==> flow/design.v <==
module floating_mult (
  input         s_axis_a_tvalid,
  input  [31:0] s_axis_a_tdata,
  input         s_axis_b_tvalid,
  input  [31:0] s_axis_b_tdata,
  output        m_axis_result_tvalid,
  output [31:0] m_axis_result_tdata
);
wire [31:0] a = s_axis_a_tdata;
wire [31:0] b = s_axis_b_tdata;
wire        sa = a[31];
wire        sb = b[31];
wire [7:0]  ea = a[30:23];
wire [7:0]  eb = b[30:23];
wire [22:0] fa = a[22:0];
wire [22:0] fb = b[22:0];
wire a_zero = (ea == 8'd0);
wire b_zero = (eb == 8'd0);
wire a_inf  = (ea == 8'hFF) && (fa == 23'd0);
wire b_inf  = (eb == 8'hFF) && (fb == 23'd0);
wire a_nan  = (ea == 8'hFF) && (fa != 23'd0);
wire b_nan  = (eb == 8'hFF) && (fb != 23'd0);
wire        s = sa ^ sb;
wire [47:0] p = {1'b1, fa} * {1'b1, fb};
wire signed [10:0] e0 = $signed({3'b000, ea}) + $signed({3'b000, eb}) - 11'sd127;
reg  [22:0] m;
reg         g;
reg         st;
reg  signed [10:0] e1;
always @(*) begin
  if (p[47]) begin
    m  = p[46:24];
    g  = p[23];
    st = |p[22:0];
    e1 = e0 + 11'sd1;
  end else begin
    m  = p[45:23];
    g  = p[22];
    st = |p[21:0];
    e1 = e0;
  end
end
wire        rnd = g & (st | m[0]);
wire [23:0] mr  = {1'b0, m} + {23'd0, rnd};
wire signed [10:0] e2 = mr[23] ? e1 + 11'sd1 : e1;
wire [22:0] mf  = mr[22:0];
reg [31:0] r;
always @(*) begin
  if (a_nan || b_nan || (a_inf && b_zero) || (b_inf && a_zero))
    r = 32'h7FC00000;
  else if (a_inf || b_inf)
    r = {s, 8'hFF, 23'd0};
  else if (a_zero || b_zero)
    r = {s, 31'd0};
  else if (e2 >= 11'sd255)
    r = {s, 8'hFF, 23'd0};
  else if (e2 <= 11'sd0)
    r = {s, 31'd0};
  else
    r = {s, e2[7:0], mf};
end
assign m_axis_result_tdata  = r;
assign m_axis_result_tvalid = 1'b1;
endmodule
module floating_adder (
  input         s_axis_a_tvalid,
  input  [31:0] s_axis_a_tdata,
  input         s_axis_a_tlast,
  input         s_axis_b_tvalid,
  input  [31:0] s_axis_b_tdata,
  output        m_axis_result_tvalid,
  output [31:0] m_axis_result_tdata,
  output        m_axis_result_tlast
);
wire [31:0] a = s_axis_a_tdata;
wire [31:0] b = s_axis_b_tdata;
wire a_zero = (a[30:23] == 8'd0);
wire b_zero = (b[30:23] == 8'd0);
wire a_inf  = (a[30:23] == 8'hFF) && (a[22:0] == 23'd0);
wire b_inf  = (b[30:23] == 8'hFF) && (b[22:0] == 23'd0);
wire a_nan  = (a[30:23] == 8'hFF) && (a[22:0] != 23'd0);
wire b_nan  = (b[30:23] == 8'hFF) && (b[22:0] != 23'd0);
wire        swap = (b[30:0] > a[30:0]);
wire [31:0] x = swap ? b : a;
wire [31:0] y = swap ? a : b;
wire        sx = x[31];
wire        sy = y[31];
wire [7:0]  ex = x[30:23];
wire [7:0]  ey = y[30:23];
wire [7:0]  d  = ex - ey;
wire        sub = sx ^ sy;
wire [26:0] mx = {1'b1, x[22:0], 3'b000};
wire [26:0] my = {1'b1, y[22:0], 3'b000};
wire        far    = (d >= 8'd27);
wire [26:0] my_sh  = far ? 27'd0 : (my >> d[4:0]);
wire [26:0] lost   = far ? my : (my & ~(27'h7FFFFFF << d[4:0]));
wire        sticky = |lost;
wire [26:0] my_al = {my_sh[26:1], my_sh[0] | sticky};
wire [27:0] s0 = sub ? ({1'b0, mx} - {1'b0, my_al}) : ({1'b0, mx} + {1'b0, my_al});
reg  [4:0]  lz;
always @(*) begin
  casez (s0[26:0])
    27'b1??????????????????????????: lz = 5'd0;
    27'b01?????????????????????????: lz = 5'd1;
    27'b001????????????????????????: lz = 5'd2;
    27'b0001???????????????????????: lz = 5'd3;
    27'b00001??????????????????????: lz = 5'd4;
    27'b000001?????????????????????: lz = 5'd5;
    27'b0000001????????????????????: lz = 5'd6;
    27'b00000001???????????????????: lz = 5'd7;
    27'b000000001??????????????????: lz = 5'd8;
    27'b0000000001?????????????????: lz = 5'd9;
    27'b00000000001????????????????: lz = 5'd10;
    27'b000000000001???????????????: lz = 5'd11;
    27'b0000000000001??????????????: lz = 5'd12;
    27'b00000000000001?????????????: lz = 5'd13;
    27'b000000000000001????????????: lz = 5'd14;
    27'b0000000000000001???????????: lz = 5'd15;
    27'b00000000000000001??????????: lz = 5'd16;
    27'b000000000000000001?????????: lz = 5'd17;
    27'b0000000000000000001????????: lz = 5'd18;
    27'b00000000000000000001???????: lz = 5'd19;
    27'b000000000000000000001??????: lz = 5'd20;
    27'b0000000000000000000001?????: lz = 5'd21;
    27'b00000000000000000000001????: lz = 5'd22;
    27'b000000000000000000000001???: lz = 5'd23;
    27'b0000000000000000000000001??: lz = 5'd24;
    27'b00000000000000000000000001?: lz = 5'd25;
    27'b000000000000000000000000001: lz = 5'd26;
    default:                          lz = 5'd27;
  endcase
end
wire [26:0] n  = s0[27] ? {s0[27:2], s0[1] | s0[0]} : (s0[26:0] << lz);
wire signed [9:0] en = s0[27] ? $signed({2'b00, ex}) + 10'sd1
                              : $signed({2'b00, ex}) - $signed({5'd0, lz});
wire        g   = n[2];
wire        st  = n[1] | n[0];
wire [22:0] m   = n[25:3];
wire        rnd = g & (st | m[0]);
wire [23:0] mr  = {1'b0, m} + {23'd0, rnd};
wire signed [9:0] e2 = mr[23] ? en + 10'sd1 : en;
reg [31:0] r;
always @(*) begin
  if (a_nan || b_nan || (a_inf && b_inf && (a[31] != b[31])))
    r = 32'h7FC00000;
  else if (a_inf)
    r = a;
  else if (b_inf)
    r = b;
  else if (a_zero && b_zero)
    r = {a[31] & b[31], 31'd0};
  else if (b_zero)
    r = a;
  else if (a_zero)
    r = b;
  else if (s0 == 28'd0)
    r = 32'd0;
  else if (e2 >= 10'sd255)
    r = {sx, 8'hFF, 23'd0};
  else if (e2 <= 10'sd0)
    r = {sx, 31'd0};
  else
    r = {sx, e2[7:0], mr[22:0]};
end
assign m_axis_result_tdata  = r;
assign m_axis_result_tvalid = 1'b1;
assign m_axis_result_tlast  = 1'b0;
endmodule
module conv_kernel(
	clk,
	rst_n,
	clear,
	i_pixel,
	i_weight,
	o_pixel
);
parameter	WIDTH	=	32;
input					clk;
input					rst_n;
input					clear;
input	[WIDTH-1:0]		i_pixel;
input	[WIDTH-1:0]		i_weight;
output	[WIDTH-1:0]		o_pixel;
reg		[WIDTH-1:0]		o_pixel;
reg		[WIDTH-1:0]		mult_a;
reg		[WIDTH-1:0]		mult_b;
wire	[WIDTH-1:0]		product;
reg		[WIDTH-1:0]		add_a;
reg		[WIDTH-1:0]		add_b;
wire	[WIDTH-1:0]		sum;
always @(posedge clk, negedge rst_n)	begin
	if(!rst_n) begin
		mult_a		<=	32'b0;
		mult_b		<=	32'b0;
	end
	else begin
		mult_a		<=	i_pixel;
		mult_b		<=	i_weight;
	end
end
always @(posedge clk, negedge rst_n)	begin
	if(!rst_n) begin
		add_a		<=	32'b0;
		add_b		<=	32'b0;
	end
	else if (clear) begin
		add_a		<=	32'b0;
		add_b		<=	32'b0;
	end			
	else begin
		add_a		<=	product;
		add_b		<=	sum;
	end
end
always @(posedge clk, negedge rst_n)	begin
	if(!rst_n) begin
		o_pixel		<=	32'b0;
	end
	else if (clear) begin
		o_pixel		<=	32'b0;
	end
	else begin
		o_pixel		<=	sum;
	end
end
floating_adder U_floating_adder (
  .s_axis_a_tvalid(),             
  .s_axis_a_tdata(add_a),               
  .s_axis_a_tlast(),               
  .s_axis_b_tvalid(),             
  .s_axis_b_tdata(add_b),               
  .m_axis_result_tvalid(),   
  .m_axis_result_tdata(sum),     
  .m_axis_result_tlast()     
);
floating_mult U_floating_mult (
  .s_axis_a_tvalid(),             
  .s_axis_a_tdata(mult_a),               
  .s_axis_b_tvalid(),             
  .s_axis_b_tdata(mult_b),               
  .m_axis_result_tvalid(),   
  .m_axis_result_tdata(product)     
);
endmodule
== Step by step through the tools: conv_kernel ==
What the tools print for conv_kernel, step after step.
Line numbers count from 1 in the design file above.
Operators: Yosys type, input widths -> output width; for muxes data width and select width s.
Not given: -

* Design top: conv_kernel
* Clock: clk
* Library: sky130hd
* Corner: tt_025C_1v80

== Elaborated design ==
Source: Yosys, flattened and elaborated, memories not mapped. Widths are those after wreduce. Registers that Yosys merges into a memory's read port (data or address) are not register bits. Print and check cells do not count. Equal cells are merged and count once.

* Eq/ne operators: 33
* Reductions and logical operators: 37
* Bitwise gates (word level): 12
* Muxes and demuxes: 30
* Add/sub/neg operators: 12
* $lt $le $gt $ge: 6
* Shifts and indexed selects: 3
* $mul: 1

{| class="wikitable"
|+ Operator list
! kind !! number
|-
| $mul 24x24->48 || 1
|-
| $mux 32 || 12
|-
| $mux 31 || 6
|-
| $pmux 5 s27 || 1
|-
| $logic_not 23->1 || 4
|-
| $reduce_bool 23->1 || 4
|-
| $mux 27 || 2
|-
| $add 23x1->24 || 2
|-
| $eq 8x8->1 const B || 4
|-
| $logic_not 8->1 || 4
|-
| $gt 31x31->1 || 1
|-
| $add 27x27->28 || 1
|-
| $sub 27x27->28 || 1
|-
| $logic_not 28->1 || 1
|-
| $mux 28 || 1
|-
| $eq 27x1->1 const B || 1
|-
| $and 27x27->27 || 1
|-
| $shl 27x5->26 || 1
|-
| $shr 27x5->27 || 1
|-
| $shl 27x5->27 const A || 1
|-
| $not 27->27 || 1
|-
| $reduce_or 27->1 || 1
|-
| $eq 26x1->1 const B || 1
|-
| $mux 26 || 1
|-
| $eq 25x1->1 const B || 1
|-
| $eq 24x1->1 const B || 1
|-
| $eq 23x1->1 const B || 1
|-
| $reduce_or 23->1 || 1
|}

Not listed: further kinds 47, cells in them 76.

* Bits in registers: 128
* Output and inout bits: 32

== Longest topological paths ==
Longest topological path by Yosys (ltp), each cell counted once; first at word level (registers and memories cut), then after technology mapping (sequential cells cut; the memories' decode and read muxes count).

* Word-level depth: 31
* ABC_AREA: 0
* Gate-level depth with buffers: 71
* Depth with buffers taken out: 59

== Mapped cells and area ==
Source: synth_stat.txt of the flow (Yosys; design flattened, memories mapped). It holds for the ABC_AREA given above (unset counts as 0); a run with the other value may have another netlist.

{| class="wikitable"
|+ Cells by type
! cell type !! number !! area in all (µm²)
|-
| sky130_fd_sc_hd__fa_1 || 485 || 9.71E+03
|-
| sky130_fd_sc_hd__ha_1 || 273 || 3.42E+03
|-
| sky130_fd_sc_hd__dfrtp_1 || 128 || 3.2E+03
|-
| sky130_fd_sc_hd__inv_1 || 651 || 2.44E+03
|-
| sky130_fd_sc_hd__nand2_1 || 604 || 2.27E+03
|-
| sky130_fd_sc_hd__and2_1 || 246 || 1.54E+03
|-
| sky130_fd_sc_hd__a21oi_1 || 278 || 1.39E+03
|-
| sky130_fd_sc_hd__nor2_1 || 277 || 1.04E+03
|-
| sky130_fd_sc_hd__xnor2_1 || 100 || 875.84
|-
| sky130_fd_sc_hd__o21ai_0 || 163 || 815.782
|-
| sky130_fd_sc_hd__mux2i_1 || 76 || 760.73
|-
| sky130_fd_sc_hd__clkbuf_1 || 182 || 683.155
|-
| sky130_fd_sc_hd__nand3_1 || 95 || 475.456
|-
| sky130_fd_sc_hd__nand4_1 || 73 || 456.688
|-
| sky130_fd_sc_hd__xor2_1 || 49 || 429.162
|-
| sky130_fd_sc_hd__a21o_1 || 48 || 360.346
|-
| sky130_fd_sc_hd__nor3_1 || 72 || 360.346
|-
| sky130_fd_sc_hd__a211oi_1 || 41 || 307.795
|}

Not listed: further types 99, cells in them 702.

* Standard cells after synthesis: 4543
* Mapped area: 0.0361847 mm²
* Flip-flops: 128

By module: a second synthesis without flattening, with its own total; a netlist apart from the flattened one above.

* Cell total of the unflattened synthesis: 4942
* Area total of the unflattened synthesis: 0.0389824 mm²

Each row is one instance without its submodules.

{| class="wikitable"
|+ By module
! module !! instances !! seq. area (mm²) !! cells !! area (mm²)
|-
| floating_mult || 1 || 0 || 2759 || 0.0225116
|-
| floating_adder || 1 || 0 || 1984 || 0.0126309
|-
| conv_kernel || 1 || 0.0032031 || 199 || 0.0038399
|}

== Path before layout ==
OpenSTA on the mapped netlist: ideal clock, no wires. The path of least setup slack (recovery checks aside). Input and output delay are each 20% of the period. Register names are those of the netlist, which keeps one name where synthesis merged equal registers.

* Kind: reg2reg
* From: register add_b[25]
* To: register add_b[13]
* Library setup time: 0.125 ns
* Delay of the path: 12.830 ns
* Path buffers: 13
* Time at the first pin: 0.000 ns
* Path slack: -0.830 ns
* Stages on the path: 64
* Data required time: 11.875 ns
* Arrival: 12.705 ns
* Clock period: 12.0 ns
* Synthesis period reached: 12.83 ns

"delay of the path" is the arrival time less input delay plus setup time.
"stages on the path": output pins that drive a net of the path, with the launching flip-flop's if there is one; two outputs of one cell count as two.
"synthesis period reached" is the clock period less the worst setup slack; recovery checks do not enter. This is arithmetic on one report: input and output delays are still those of the set period (20% each).
Between the ends stands the longest chain of elaborated cells between them, by number of cells; it is not shown to be the way that was timed. Of several equally long chains one is given.
A line is the first line of the expression or statement that the cell stems from. Yosys adds cells for indexed reads and writes and turns some case tables into memories.
At most two assigning lines are given for a register; there are more.

* Cells stage by stage: sky130_fd_sc_hd__dfrtp_1 > sky130_fd_sc_hd__ha_1 > sky130_fd_sc_hd__buf_2 > sky130_fd_sc_hd__nand4_1 > sky130_fd_sc_hd__nor4_2 > sky130_fd_sc_hd__and4_1 > sky130_fd_sc_hd__a21oi_2 > sky130_fd_sc_hd__o21ai_1 > sky130_fd_sc_hd__buf_2 > sky130_fd_sc_hd__clkbuf_1 > sky130_fd_sc_hd__buf_1 > sky130_fd_sc_hd__clkbuf_1 > sky130_fd_sc_hd__a21oi_1 > sky130_fd_sc_hd__ha_1 > sky130_fd_sc_hd__o311ai_2 > sky130_fd_sc_hd__and2_1 > sky130_fd_sc_hd__buf_4 > sky130_fd_sc_hd__buf_4 > (+28 left out) > sky130_fd_sc_hd__inv_6 > sky130_fd_sc_hd__buf_6 > sky130_fd_sc_hd__buf_4 > sky130_fd_sc_hd__ha_1 > sky130_fd_sc_hd__inv_1 > sky130_fd_sc_hd__fa_1 > sky130_fd_sc_hd__a21o_1 > sky130_fd_sc_hd__a21oi_1 > sky130_fd_sc_hd__nand2b_1 > sky130_fd_sc_hd__a31oi_1 > sky130_fd_sc_hd__or2_2 > sky130_fd_sc_hd__or2_2 > sky130_fd_sc_hd__nor2_1 > sky130_fd_sc_hd__xor2_1 > sky130_fd_sc_hd__nand4_1 > sky130_fd_sc_hd__a211oi_2 > sky130_fd_sc_hd__buf_6 > sky130_fd_sc_hd__o21ai_2
* Cells in the longest elaborated chain: 31
* Elaborated cells between the ends (all ways): 81
* Classes of those cells: 7 x add/sub; 4 x compare; 29 x eq/ne; 3 x shift; 19 x mux; 8 x logic; 11 x reduce/logical

{| class="wikitable"
|+ Ends and longest elaborated chain, post-synthesis
! item !! line !! source
|-
| start, declared || 189 || <nowiki>reg [WIDTH-1:0] add_b;</nowiki>
|-
| start, assigned || 204 || <nowiki>add_b <= 32'b0;</nowiki>
|-
| start, assigned || 212 || <nowiki>add_b <= sum;</nowiki>
|-
| $gt 31x31->1 || 83 || <nowiki>wire        swap = (b[30:0] > a[30:0]);</nowiki>
|-
| $mux 32 || 84 || <nowiki>wire [31:0] x = swap ? b : a;</nowiki>
|-
| $sub 8x8->8 || 90 || <nowiki>wire [7:0]  d  = ex - ey;</nowiki>
|-
| $shl 27x5->27 || 96 || <nowiki>wire [26:0] lost   = far ? my : (my & ~(27'h7FFFFFF << d[4:0]));</nowiki>
|-
| $not 27->27 || 96 ||
|-
| $and 27x27->27 || 96 ||
|-
| $mux 27 || 96 ||
|-
| (+17 left out) || - ||
|-
| $mux 32 || 154 || <nowiki>else if (a_zero)</nowiki>
|-
| $mux 32 || 152 || <nowiki>else if (b_zero)</nowiki>
|-
| $mux 32 || 150 || <nowiki>else if (a_zero && b_zero)</nowiki>
|-
| $mux 32 || 148 || <nowiki>else if (b_inf)</nowiki>
|-
| $mux 32 || 146 || <nowiki>else if (a_inf)</nowiki>
|-
| $mux 32 || 144 || <nowiki>if (a_nan || b_nan || (a_inf && b_inf && (a[31] != b[31])))</nowiki>
|-
| $mux 32 || 206 || <nowiki>else if (clear) begin</nowiki>
|-
| end, assigned || 204 ||
|-
| end, assigned || 212 ||
|-
| end, declared || 189 ||
|}

== Timing after layout ==
From the final timing report of entry B: the path of least setup slack in the routed layout; clock arrival at registers is part of the times.

* Kind: reg2reg
* From: register add_a[22]
* To: register add_b[3]
* Data required time: 9.57 ns
* Arrival: 12.43 ns
* Clock period: 9.21 ns
* Path slack: -2.86 ns
* Time at the first pin: 0.48 ns
* Path buffers: 13
* Stages on the path: 63
* Library setup time: 0.12 ns

Between the ends stands the longest chain of elaborated cells between them, by number of cells; it is not shown to be the way that was timed. Of several equally long chains one is given.
At most two assigning lines are given for a register; there are more.

* Cells stage by stage: sky130_fd_sc_hd__dfrtp_2 > sky130_fd_sc_hd__clkinvlp_4 > sky130_fd_sc_hd__ha_4 > sky130_fd_sc_hd__nand4_1 > sky130_fd_sc_hd__nor3_2 > sky130_fd_sc_hd__a211oi_2 > sky130_fd_sc_hd__a21oi_2 > sky130_fd_sc_hd__o21ai_2 > sky130_fd_sc_hd__buf_6 > sky130_fd_sc_hd__clkbuf_16 > sky130_fd_sc_hd__buf_8 > sky130_fd_sc_hd__clkbuf_16 > sky130_fd_sc_hd__a21oi_4 > sky130_fd_sc_hd__ha_4 > sky130_fd_sc_hd__o21ai_2 > sky130_fd_sc_hd__nand2b_1 > sky130_fd_sc_hd__a21oi_2 > sky130_fd_sc_hd__o31ai_1 > (+27 left out) > sky130_fd_sc_hd__and3_4 > sky130_fd_sc_hd__inv_8 > sky130_fd_sc_hd__buf_12 > sky130_fd_sc_hd__buf_12 > sky130_fd_sc_hd__buf_4 > sky130_fd_sc_hd__buf_4 > sky130_fd_sc_hd__a221oi_1 > sky130_fd_sc_hd__o211ai_1 > sky130_fd_sc_hd__o211ai_1 > sky130_fd_sc_hd__nand2b_1 > sky130_fd_sc_hd__a21oi_4 > sky130_fd_sc_hd__inv_1 > sky130_fd_sc_hd__or4_4 > sky130_fd_sc_hd__mux2i_4 > sky130_fd_sc_hd__a211oi_4 > sky130_fd_sc_hd__buf_12 > sky130_fd_sc_hd__buf_8 > sky130_fd_sc_hd__o21ai_2
* Cells in the longest elaborated chain: 31
* Elaborated cells between the ends (all ways): 80
* Classes of those cells: 7 x add/sub; 4 x compare; 28 x eq/ne; 3 x shift; 19 x mux; 8 x logic; 11 x reduce/logical

{| class="wikitable"
|+ Ends and longest elaborated chain, after layout
! item !! line !! source
|-
| start, declared || 188 || <nowiki>reg [WIDTH-1:0] add_a;</nowiki>
|-
| start, assigned || 203 || <nowiki>add_a <= 32'b0;</nowiki>
|-
| start, assigned || 211 ||
|-
| $gt 31x31->1 || 83 || <nowiki>wire        swap = (b[30:0] > a[30:0]);</nowiki>
|-
| $mux 32 || 84 || <nowiki>wire [31:0] x = swap ? b : a;</nowiki>
|-
| $sub 8x8->8 || 90 || <nowiki>wire [7:0]  d  = ex - ey;</nowiki>
|-
| $shl 27x5->27 || 96 || <nowiki>wire [26:0] lost   = far ? my : (my & ~(27'h7FFFFFF << d[4:0]));</nowiki>
|-
| $not 27->27 || 96 ||
|-
| $and 27x27->27 || 96 ||
|-
| $mux 27 || 96 ||
|-
| (+17 left out) || - ||
|-
| $mux 32 || 154 || <nowiki>else if (a_zero)</nowiki>
|-
| $mux 32 || 152 || <nowiki>else if (b_zero)</nowiki>
|-
| $mux 32 || 150 || <nowiki>else if (a_zero && b_zero)</nowiki>
|-
| $mux 32 || 148 || <nowiki>else if (b_inf)</nowiki>
|-
| $mux 32 || 146 || <nowiki>else if (a_inf)</nowiki>
|-
| $mux 32 || 144 || <nowiki>if (a_nan || b_nan || (a_inf && b_inf && (a[31] != b[31])))</nowiki>
|-
| $mux 32 || 206 || <nowiki>else if (clear) begin</nowiki>
|-
| end, assigned || 204 || <nowiki>add_b <= 32'b0;</nowiki>
|-
| end, assigned || 212 || <nowiki>add_b <= sum;</nowiki>
|-
| end, declared || 189 || <nowiki>reg [WIDTH-1:0] add_b;</nowiki>
|}

Record of 6 stored runs of the RTL-to-layout flow on conv_kernel, platform sky130hd. The runs are unordered. Constraints: input delay and output delay 20% of the set period each, output load 0.01 pF.
"period reached": clock period set for the run, less the worst setup slack. It is reckoned from that one timing run; input and output delays stay at 20% of the period that was set.
"time on the worst setup path" means the part of the period allowed to the worst setup path (the constraints hold back 20% at inputs and 20% at outputs) less its slack; where the path has registers, the arrival times of their clocks count too.

=== Entry A ===
{| class="wikitable"
! Setting !! Value
|-
| CAP_MARGIN || 40
|-
| CELL_PAD_IN_SITES_GLOBAL_PLACEMENT || 0
|-
| CORE_UTILIZATION || 52
|-
| CTS_CLUSTER_SIZE || 94
|-
| MAX_ROUTING_LAYER || met4
|-
| PLACE_DENSITY || 0.87
|-
| SETUP_SLACK_MARGIN || 3.31
|-
| SLEW_MARGIN || 0
|-
| TNS_END_PERCENT || 90
|-
| period_ns || 12.7
|-
| CORE_MARGIN || 2
|}
Unfinished; error GRT-0232 in routing.

=== Entry B ===
{| class="wikitable"
! Setting !! Value
|-
| CAP_MARGIN || 10
|-
| CELL_PAD_IN_SITES_DETAIL_PLACEMENT || 0
|-
| CELL_PAD_IN_SITES_GLOBAL_PLACEMENT || 0
|-
| CORE_ASPECT_RATIO || 1.37
|-
| CORE_MARGIN || 5
|-
| CORE_UTILIZATION || 27
|-
| CTS_CLUSTER_DIAMETER || 198
|-
| CTS_CLUSTER_SIZE || 90
|-
| GPL_ROUTABILITY_DRIVEN || 0
|-
| GPL_TIMING_DRIVEN || 0
|-
| MAX_ROUTING_LAYER || met5
|-
| PLACE_DENSITY_LB_ADDON || 0.22
|-
| SLEW_MARGIN || 35
|-
| TNS_END_PERCENT || 40
|-
| period_ns || 9.21
|-
! Result !! Value
|-
| Setup slack of the worst path || -2.862 ns
|-
| Sum of negative setup slack || -132.632 ns
|-
| Standard-cell area after layout || 0.0437019 mm²
|-
| Post-synthesis cell area || 0.0361847 mm²
|-
| Time on the worst setup path || 12.07 ns
|-
| Critical path type || reg2reg
|-
| Die area || 0.141529 mm²
|-
| Period reached || 12.072 ns
|}

=== Entry C ===
{| class="wikitable"
! Setting !! Value
|-
| CORE_UTILIZATION || 40
|-
| SETUP_SLACK_MARGIN || 3.15
|-
| period_ns || 11.8
|-
| CAP_MARGIN || 20
|-
| CORE_MARGIN || 2
|-
| SLEW_MARGIN || 20
|-
! Result !! Value
|-
| Die area || 0.0928848 mm²
|-
| Time on the worst setup path || 10.74 ns
|-
| Critical path type || reg2reg
|-
| Post-synthesis cell area || 0.0361847 mm²
|-
| Setup slack of the worst path || 1.059 ns
|-
| Sum of negative setup slack || 0.000 ns
|-
| Standard-cell area after layout || 0.0474205 mm²
|-
| Period reached || 10.741 ns
|}

=== Entry D ===
{| class="wikitable"
! Setting !! Value
|-
| ABC_AREA || 1
|-
| CELL_PAD_IN_SITES_DETAIL_PLACEMENT || 1
|-
| PLACE_DENSITY_LB_ADDON || 0.3
|-
| period_ns || 12.0
|-
| CAP_MARGIN || 20
|-
| CORE_MARGIN || 2
|-
| CORE_UTILIZATION || 40
|-
| SLEW_MARGIN || 20
|-
! Result !! Value
|-
| Standard-cell area after layout || 0.0395742 mm²
|-
| Sum of negative setup slack || 0.000 ns
|-
| Time on the worst setup path || 11.20 ns
|-
| Critical path type || reg2reg
|-
| Period reached || 11.202 ns
|-
| Die area || 0.0930281 mm²
|-
| Setup slack of the worst path || 0.798 ns
|-
| Post-synthesis cell area || 0.0362423 mm²
|}

=== Entry E ===
{| class="wikitable"
! Setting !! Value
|-
| ABC_AREA || 1
|-
| CAP_MARGIN || 40
|-
| CELL_PAD_IN_SITES_DETAIL_PLACEMENT || 1
|-
| CELL_PAD_IN_SITES_GLOBAL_PLACEMENT || 3
|-
| CORE_ASPECT_RATIO || 1.79
|-
| CTS_CLUSTER_DIAMETER || 283
|-
| CTS_CLUSTER_SIZE || 31
|-
| GPL_ROUTABILITY_DRIVEN || 0
|-
| MAX_ROUTING_LAYER || met4
|-
| PLACE_DENSITY_LB_ADDON || 0.24
|-
| SETUP_SLACK_MARGIN || 0.69
|-
| TNS_END_PERCENT || 95
|-
| period_ns || 8.43
|-
| CORE_MARGIN || 2
|-
| CORE_UTILIZATION || 40
|-
| SLEW_MARGIN || 20
|-
! Result !! Value
|-
| Standard-cell area after layout || 0.0531985 mm²
|-
| Sum of negative setup slack || -136.183 ns
|-
| Post-synthesis cell area || 0.0362423 mm²
|-
| Time on the worst setup path || 11.00 ns
|-
| Critical path type || reg2reg
|-
| Period reached || 11.000 ns
|-
| Setup slack of the worst path || -2.570 ns
|-
| Die area || 0.0931328 mm²
|}

=== Entry F ===
{| class="wikitable"
! Setting !! Value
|-
| CELL_PAD_IN_SITES_DETAIL_PLACEMENT || 0
|-
| CELL_PAD_IN_SITES_GLOBAL_PLACEMENT || 1
|-
| CORE_ASPECT_RATIO || 1.37
|-
| CORE_MARGIN || 5
|-
| CORE_UTILIZATION || 27
|-
| CTS_CLUSTER_DIAMETER || 198
|-
| GPL_ROUTABILITY_DRIVEN || 0
|-
| GPL_TIMING_DRIVEN || 0
|-
| MAX_ROUTING_LAYER || met4
|-
| SLEW_MARGIN || 40
|-
| TNS_END_PERCENT || 40
|-
| period_ns || 9.21
|-
| CAP_MARGIN || 20
|-
! Result !! Value
|-
| Period reached || 11.899 ns
|-
| Setup slack of the worst path || -2.689 ns
|-
| Sum of negative setup slack || -98.320 ns
|-
| Post-synthesis cell area || 0.0361847 mm²
|-
| Die area || 0.141529 mm²
|-
| Standard-cell area after layout || 0.0457726 mm²
|-
| Time on the worst setup path || 11.90 ns
|-
| Critical path type || reg2reg
|}
